==> flow/design.v <==
module calc_mvd_cost (
    input                       ap_clk,
    input                       ap_rst,
    input                       ap_start,
    input                       ap_ce,
    output logic                ap_done,
    output logic                ap_ready,
    output logic                ap_idle,
    input        [31:0]         x,
    input        [31:0]         y,
    input        [31:0]         mv_shift,
    input        [15:0]         mv_cand_0,
    input        [15:0]         mv_cand_1,
    input        [15:0]         mv_cand_2,
    input        [15:0]         mv_cand_3,
    output logic [63:0]         bitcost,
    output logic                bitcost_ap_vld,
    input        [63:0]         lambda_sqrt_integer_int64,
    input        [63:0]         lambda_sqrt_decimal_int64,
    output logic [63:0]         mvd_cost_int64,
    output logic                mvd_cost_int64_ap_vld
);
    localparam LAMBDA_DECIMAL_SHIFT_BITS = 14;
    localparam CTX_FRAC_BITS = 15;
    logic [31:0] x_shifted, y_shifted;
    logic [63:0] lambda_sqrt_integer_reg, lambda_sqrt_decimal_reg;
    logic [63:0] lambda_sqrt_integer_s2, lambda_sqrt_decimal_s2;
    logic [63:0] lambda_sqrt_integer_s3, lambda_sqrt_decimal_s3;
    logic [15:0] mv_cand_reg[4];
    logic [3:0] pipeline_valid;
    logic same_cand;
    logic [63:0] cand1_cost, cand2_cost;
    logic [63:0] selected_cost;
    logic [63:0] bitcost_s3;
    logic [63:0] cost_mult_lambda_int;
    logic [63:0] cost_mult_lambda_dec;
    logic ap_idle_r;
    logic ap_done_r;
    always_ff @(posedge ap_clk or posedge ap_rst) begin
        if (ap_rst) begin
            ap_idle_r <= 1'b1;
            ap_done_r <= 1'b0;
            x_shifted <= 32'b0;
            y_shifted <= 32'b0;
            lambda_sqrt_integer_reg <= 64'b0;
            lambda_sqrt_decimal_reg <= 64'b0;
            mv_cand_reg[0] <= 16'b0;
            mv_cand_reg[1] <= 16'b0;
            mv_cand_reg[2] <= 16'b0;
            mv_cand_reg[3] <= 16'b0;
            pipeline_valid[0] <= 1'b0;
            same_cand <= 1'b0;
            cand1_cost <= 64'b0;
            cand2_cost <= 64'b0;
            lambda_sqrt_integer_s2 <= 64'b0;
            lambda_sqrt_decimal_s2 <= 64'b0;
            pipeline_valid[1] <= 1'b0;
            selected_cost <= 0;
            lambda_sqrt_integer_s3 <= 64'b0;
            lambda_sqrt_decimal_s3 <= 64'b0;
            pipeline_valid[2] <= 1'b0;
            bitcost_s3 <= 64'b0;
            cost_mult_lambda_int <= 64'b0;
            cost_mult_lambda_dec <= 64'b0;
            pipeline_valid[3] <= 1'b0;
            bitcost <= 64'b0;
            bitcost_ap_vld <= 1'b0;
            mvd_cost_int64 <= 64'b0;
            mvd_cost_int64_ap_vld <= 1'b0;
        end
        else if (ap_ce) begin
            ap_idle_r <= ap_idle;
            ap_done_r <= ap_done;
            if (ap_start) begin
                x_shifted <= x << mv_shift;
                y_shifted <= y << mv_shift;
                lambda_sqrt_integer_reg <= lambda_sqrt_integer_int64;
                lambda_sqrt_decimal_reg <= lambda_sqrt_decimal_int64;
                mv_cand_reg[0] <= mv_cand_0;
                mv_cand_reg[1] <= mv_cand_1;
                mv_cand_reg[2] <= mv_cand_2;
                mv_cand_reg[3] <= mv_cand_3;
                pipeline_valid[0] <= 1'b1;
            end
            else begin
                pipeline_valid[0] <= 1'b0;
            end
            pipeline_valid[1] <= pipeline_valid[0];
            lambda_sqrt_integer_s2 <= lambda_sqrt_integer_reg;
            lambda_sqrt_decimal_s2 <= lambda_sqrt_decimal_reg;
                same_cand <= (mv_cand_reg[0] == mv_cand_reg[2]) && (mv_cand_reg[1] == mv_cand_reg[3]);
                cand1_cost <= get_mvd_coding_cost(
                    $signed(x_shifted) - $signed(mv_cand_reg[0]),
                    $signed(y_shifted) - $signed(mv_cand_reg[1])
                );
                cand2_cost <= get_mvd_coding_cost(
                    $signed(x_shifted) - $signed(mv_cand_reg[2]),
                    $signed(y_shifted) - $signed(mv_cand_reg[3])
                );
            pipeline_valid[2] <= pipeline_valid[1];
            lambda_sqrt_integer_s3 <= lambda_sqrt_integer_s2;
            lambda_sqrt_decimal_s3 <= lambda_sqrt_decimal_s2;
                if (same_cand) begin
                    selected_cost <= cand1_cost;
                end
                else begin
                    selected_cost <= (cand2_cost < cand1_cost) ? cand2_cost : cand1_cost;
                end
            pipeline_valid[3] <= pipeline_valid[2];
                bitcost_s3 <= selected_cost;
                cost_mult_lambda_int <= selected_cost * lambda_sqrt_integer_s3;
                cost_mult_lambda_dec <= selected_cost * lambda_sqrt_decimal_s3;
            bitcost_ap_vld <= pipeline_valid[3];
            mvd_cost_int64_ap_vld <= pipeline_valid[3];
                bitcost <= bitcost_s3;
                mvd_cost_int64 <= cost_mult_lambda_int + (cost_mult_lambda_dec >> LAMBDA_DECIMAL_SHIFT_BITS);
        end
    end
    assign ap_ready = 1'b1;
    assign ap_done  = mvd_cost_int64_ap_vld;
    always_comb begin
        ap_idle = ap_idle_r;
        if (ap_start && ap_ce) begin
            ap_idle = 0;
        end
        else if (ap_done_r && ap_ce) begin
            ap_idle = 1;
        end
    end
    function automatic logic [63:0] get_mvd_coding_cost(input logic signed [31:0] mvd_hor, input logic signed [31:0] mvd_ver);
        logic [63:0] bitcost_temp;
        logic [63:0] x_abs, y_abs;
        logic [63:0] Q;
        logic [63:0] a, b;
        bitcost_temp = 64'd4 << CTX_FRAC_BITS;
        x_abs = (mvd_hor < 0) ? -mvd_hor : mvd_hor;
        y_abs = (mvd_ver < 0) ? -mvd_ver : mvd_ver;
        Q = 64'd1 << CTX_FRAC_BITS;
        bitcost_temp += (x_abs == 1) ? Q : 64'b0;
        bitcost_temp += (y_abs == 1) ? Q : 64'b0;
        a = get_ep_ex_golomb_bitcost_withpow(x_abs);
        b = get_ep_ex_golomb_bitcost_withpow(y_abs);
        get_mvd_coding_cost = ((a + b + bitcost_temp) >> CTX_FRAC_BITS) << 34;
    endfunction
    function automatic logic [63:0] get_ep_ex_golomb_bitcost_withpow(input logic [63:0] symbol);
        if (symbol >= 32768)
            get_ep_ex_golomb_bitcost_withpow = 64'd983040;
        else if (symbol >= 16384)
            get_ep_ex_golomb_bitcost_withpow = 64'd917504;
        else if (symbol >= 8192)
            get_ep_ex_golomb_bitcost_withpow = 64'd851968;
        else if (symbol >= 4096)
            get_ep_ex_golomb_bitcost_withpow = 64'd786432;
        else if (symbol >= 2048)
            get_ep_ex_golomb_bitcost_withpow = 64'd720896;
        else if (symbol >= 1024)
            get_ep_ex_golomb_bitcost_withpow = 64'd655360;
        else if (symbol >= 512)
            get_ep_ex_golomb_bitcost_withpow = 64'd589824;
        else if (symbol >= 256)
            get_ep_ex_golomb_bitcost_withpow = 64'd524288;
        else if (symbol >= 128)
            get_ep_ex_golomb_bitcost_withpow = 64'd458752;
        else if (symbol >= 64)
            get_ep_ex_golomb_bitcost_withpow = 64'd393216;
        else if (symbol >= 32)
            get_ep_ex_golomb_bitcost_withpow = 64'd327680;
        else if (symbol >= 16)
            get_ep_ex_golomb_bitcost_withpow = 64'd262144;
        else if (symbol >= 8)
            get_ep_ex_golomb_bitcost_withpow = 64'd196608;
        else if (symbol >= 4)
            get_ep_ex_golomb_bitcost_withpow = 64'd131072;
        else if (symbol >= 2)
            get_ep_ex_golomb_bitcost_withpow = 64'd65536;
        else
            get_ep_ex_golomb_bitcost_withpow = 64'd0;
    endfunction
endmodule
# From RTL to reports: calc_mvd_cost

What the tools print for calc_mvd_cost, step after step.
Lines are those of the file above, counted from 1.
Operators carry their Yosys type and port widths (W data, S select, Z words).
Cell names lack the library's common part.
Not given: --

Design top: calc_mvd_cost
Clock port: ap_clk
Cell library: sky130hd
Corner: tt_025C_1v80

# Word-level counts

Source: Yosys, flattened and elaborated. Widths are those after wreduce. Registers that Yosys merges into a memory's read port (data or address) are not register bits. Print and check cells do not count. Equal cells are merged and count once.

Bits in registers: 964
Cells after elaboration: 201
Input port bits: 292

Multiplexer cells: 77
Multipliers: 2
Shift operators: 2
Add/subtract/negate cells: 17
Reduce/logical cells: 4
Order comparisons: 65
Equality and inequality tests: 6

Operators by type and width:

| cell                   | number |
| $mul A64 B64 Y64       | 2 |
| $mux W20               | 32 |
| $mux W64               | 6 |
| $mux W19               | 16 |
| $neg A32 Y64           | 4 |
| $eq A64 B1 Y1 const B  | 4 |
| $ge A64 B10 Y1 const B | 4 |
| $ge A64 B11 Y1 const B | 4 |
| $ge A64 B12 Y1 const B | 4 |
| $ge A64 B13 Y1 const B | 4 |
| $ge A64 B14 Y1 const B | 4 |
| $ge A64 B15 Y1 const B | 4 |
| $ge A64 B16 Y1 const B | 4 |
| $ge A64 B2 Y1 const B  | 4 |
| $ge A64 B3 Y1 const B  | 4 |
| $ge A64 B4 Y1 const B  | 4 |
| $ge A64 B5 Y1 const B  | 4 |
| $ge A64 B6 Y1 const B  | 4 |
| $ge A64 B7 Y1 const B  | 4 |
| $ge A64 B8 Y1 const B  | 4 |
| $ge A64 B9 Y1 const B  | 4 |
| $mux W45               | 4 |
| $mux W18               | 8 |
| $lt A32 B1 Y1 const B  | 4 |
| $sub A32 B16 Y32       | 4 |
| $add A45 B20 Y45       | 2 |
| $add A45 B45 Y45       | 2 |
| $mux W17               | 4 |

Other operator kinds: 10; their cells: 21.

# Longest topological paths

Yosys ltp: most cells in a row. Word level: on the elaborated netlist, between registers, memories and ports. Mapped: between sequential cells and ports; inverters and the memories' decode and read muxes count.

Depth after elaboration: 22
ABC_AREA: 0
Mapped depth: 33

# After synthesis

Yosys stat after the flow's synthesis: flattened, memories mapped to cells. It holds for the ABC_AREA given above (unset counts as 0); a run with the other value may have another netlist.

Cells by type:

| cell type | number |
| dfrtp_1   | 454 |
| ha_1      | 619 |
| fa_1      | 235 |
| mux2_2    | 355 |
| inv_1     | 599 |
| nand2_1   | 458 |
| xnor2_1   | 189 |
| a21oi_1   | 274 |
| and2_1    | 196 |
| o21ai_0   | 208 |
| mux4_2    | 42 |
| nor2_1    | 242 |
| mux2i_1   | 89 |
| a211oi_1  | 97 |
| clkbuf_1  | 194 |
| nor2b_1   | 100 |
| xor2_1    | 70 |
| buf_4     | 80 |

Other cell types: 85; their cells: 1044.

Buffer cells: 293
Standard cells after synthesis: 5,545
Flip-flop cells: 455
Chip area (Yosys): 50,571.0 um^2

# Timing after synthesis

Source: OpenSTA report_checks on the synthesized netlist (no wires, ideal clock, input and output delay 20% of the period each), path of least setup slack; recovery checks are left aside. Register names are those of the netlist, which keeps one name where synthesis merged equal registers.

Kind: register -> register
Start: register (no name shown)
End: register (no name shown)
Clock period: 9,000 ps
Library setup time: 137 ps
Stages on the path: 30
Data arrival time: 7,310 ps
Setup slack: 1,553 ps
Delay of the path: 7,447 ps
Path buffers: 2
Data required time: 8,863 ps
Synthesis period reached: 7,447 ps

"delay of the path" = arrival - input delay + setup time.
"stages on the path": output pins that drive a net of the path, with the launching flip-flop's if there is one; two outputs of one cell count as two.
"synthesis period reached" is the clock period less the worst setup slack; recovery checks do not enter. This is arithmetic on one report: input and output delays are still those of the set period (20% each).
The rows between start and end are the longest chain of elaborated cells between them; the timing report does not say that the signal goes this way. Where chains are equally long, one stands for them.
Each line given opens the expression or statement behind the cell; cells for indexed reads and writes are added by Yosys, which also makes memories of some case tables.

Cell sequence: dfrtp_1 -> clkbuf_1 -> clkbuf_1 -> nand2_1 -> fa_1 -> inv_1 -> fa_1 -> fa_1 -> ha_1 -> ha_1 -> inv_1 -> fa_1 -> inv_1 -> ha_1 -> ha_1 -> ha_1 -> ha_1 -> ha_1 -> and3_1 -> a221o_1 -> nor4_1 -> or3_1 -> a31oi_1 -> a41oi_1 -> a21oi_1 -> a211oi_1 -> o21bai_1 -> a21oi_1 -> xnor2_1 -> a21oi_1
Length of the longest elaborated chain: 1
Elaborated cells on any way between the ends: 1
Classes of those cells: mul (1)

RTL lines, path post-synthesis:

| item               | line |
| start: declaration | 33 |
| start: assignment  | 104 |
| start: assignment  | 107 |
| $mul A64 B64 Y64   | 112 |
| end: assignment    | 64 |
| end: assignment    | 112 |
| end: declaration   | 36 |

# Timing after layout

From the final timing report of run 1: the path of least setup slack in the routed layout; clock arrival at registers is part of the times.
The path's times are printed in steps of 10 ps; the period is the one set.

Kind: register -> register
Start: register (no name shown)
End: register (no name shown)
Clock period: 9,000 ps
Data required time: 9,530 ps
Library setup time: 110 ps
Stages on the path: 32
Setup slack: 520 ps
Data arrival time: 9,010 ps
Path buffers: 2

The rows between start and end are the longest chain of elaborated cells between them; the timing report does not say that the signal goes this way. Where chains are equally long, one stands for them.

Cell sequence: dfrtp_1 -> clkbuf_4 -> clkbuf_4 -> nand2_1 -> fa_1 -> inv_1 -> fa_1 -> fa_1 -> ha_1 -> ha_1 -> inv_1 -> fa_1 -> inv_1 -> ha_1 -> ha_1 -> inv_1 -> fa_1 -> inv_1 -> ha_1 -> ha_1 -> nand3_1 -> nand2_1 -> a41o_1 -> o221a_2 -> a41oi_1 -> a211o_1 -> o21ai_0 -> nor3_1 -> o21ai_0 -> a31oi_1 -> xnor2_1 -> mux2_2
Length of the longest elaborated chain: 1
Elaborated cells on any way between the ends: 1
Classes of those cells: mul (1)

RTL lines, path post-layout:

| item               | line |
| start: declaration | 33 |
| start: assignment  | 104 |
| start: assignment  | 107 |
| $mul A64 B64 Y64   | 112 |
| end: assignment    | 64 |
| end: assignment    | 112 |
| end: declaration   | 36 |

Data sheet: physical implementation of calc_mvd_cost

Flow measurements of calc_mvd_cost on sky130hd: 7 stored runs with different settings, listed in no order. Input and output delays are each 20% of the period that was set; the output load is 0.01 pF.
"reached clock period" = clock period - worst setup slack. The figure is calculated, with input and output delays left at 20% of the set period.
"critical path time" means the part of the period allowed to the worst setup path (the constraints hold back 20% at inputs and 20% at outputs) less its slack; where the path has registers, the arrival times of their clocks count too.
"total power after layout" rests on the timing tool's default activity at the inputs, not on a simulated workload.
"critical path time" is given in steps of 10 ps.
Settings: n/a = not set for that run.
Among the results, n/a means that no value is shown for the run.

| item                                   | run 1                | run 2                | run 3                | run 4                | run 5 | run 6                | run 7 |
| GPL_TIMING_DRIVEN                      | 0                    | 0                    | n/a                  | 0                    | n/a   | n/a                  | 0     |
| HOLD_SLACK_MARGIN                      | 0.06                 | -0.1                 | n/a                  | -0.1                 | n/a   | n/a                  | n/a   |
| SETUP_SLACK_MARGIN                     | 0.17                 | 0.84                 | 0.03                 | 0.84                 | n/a   | n/a                  | 1.19  |
| SLEW_MARGIN                            | 40                   | 25                   | 20                   | 25                   | 20    | 20                   | 15    |
| period_ns                              | 9.0                  | 6.24                 | 6.84                 | 6.24                 | 7.78  | 10.0                 | 10.7  |
| CAP_MARGIN                             | 20                   | 20                   | 20                   | 20                   | 10    | 0                    | 15    |
| CORE_MARGIN                            | 2                    | 2                    | 2                    | 2                    | 7     | 2                    | 2     |
| CORE_UTILIZATION                       | 40                   | 26                   | 21                   | 26                   | 56    | 32                   | 49    |
| CELL_PAD_IN_SITES_GLOBAL_PLACEMENT     | n/a                  | 3                    | 0                    | 3                    | n/a   | n/a                  | n/a   |
| CORE_ASPECT_RATIO                      | n/a                  | 0.91                 | n/a                  | 0.91                 | 0.87  | n/a                  | n/a   |
| CTS_CLUSTER_DIAMETER                   | n/a                  | 141                  | n/a                  | 141                  | n/a   | n/a                  | 32    |
| CTS_CLUSTER_SIZE                       | n/a                  | 36                   | n/a                  | 36                   | 29    | 12                   | n/a   |
| GPL_ROUTABILITY_DRIVEN                 | n/a                  | 0                    | 1                    | 1                    | n/a   | 0                    | n/a   |
| MAX_ROUTING_LAYER                      | n/a                  | met4                 | n/a                  | met5                 | n/a   | n/a                  | n/a   |
| MIN_ROUTING_LAYER                      | n/a                  | met2                 | n/a                  | met2                 | met2  | n/a                  | n/a   |
| PLACE_DENSITY                          | n/a                  | 0.65                 | n/a                  | n/a                  | n/a   | n/a                  | n/a   |
| PLACE_DENSITY_LB_ADDON                 | n/a                  | n/a                  | 0.11                 | n/a                  | 0.2   | 0.06                 | n/a   |
| TNS_END_PERCENT                        | n/a                  | n/a                  | 40                   | n/a                  | n/a   | n/a                  | 60    |
| CELL_PAD_IN_SITES_DETAIL_PLACEMENT     | n/a                  | n/a                  | n/a                  | n/a                  | 2     | 2                    | 2     |
| ABC_AREA                               | n/a                  | n/a                  | n/a                  | n/a                  | n/a   | n/a                  | 1     |
| standard-cell area after layout (um^2) | 58,314.7             | 64,848.4             | 66,531.3             | 64,609.5             | n/a   | 57,193.6             | n/a   |
| final worst hold slack (ps)            | 477                  | 500                  | 496                  | 462                  | n/a   | 496                  | n/a   |
| critical path time (ps)                | 8,480                | 7,430                | 6,840                | 7,220                | n/a   | 8,540                | n/a   |
| worst setup path type                  | register -> register | register -> register | register -> register | register -> register | n/a   | register -> register | n/a   |
| setup TNS (ps)                         | 0                    | -23,477              | -2                   | -19,189              | n/a   | 0                    | n/a   |
| overall die area (um^2)                | 129,287.0            | 198,051.0            | 244,758.0            | 198,051.0            | n/a   | 161,230.0            | n/a   |
| reached clock period (ps)              | 8,479                | 7,432                | 6,842                | 7,224                | n/a   | 8,536                | n/a   |
| utilization after routing (%)          | 46.4                 | 33.5                 | 27.7                 | 33.4                 | n/a   | 36.5                 | n/a   |
| total power after layout (uW)          | 17,888               | 32,426               | 30,784               | 31,868               | n/a   | 15,916               | n/a   |
| setup slack of the worst path (ps)     | 521                  | -1,192               | -2                   | -984                 | n/a   | 1,464                | n/a   |
| area of the synthesized netlist (um^2) | 50,571.0             | 50,571.0             | 50,571.0             | 50,571.0             | n/a   | 50,571.0             | n/a   |

Run 5: stopped before the end: placement reported DPL-0033
Run 7: stopped before the end: placement reported DPL-0033
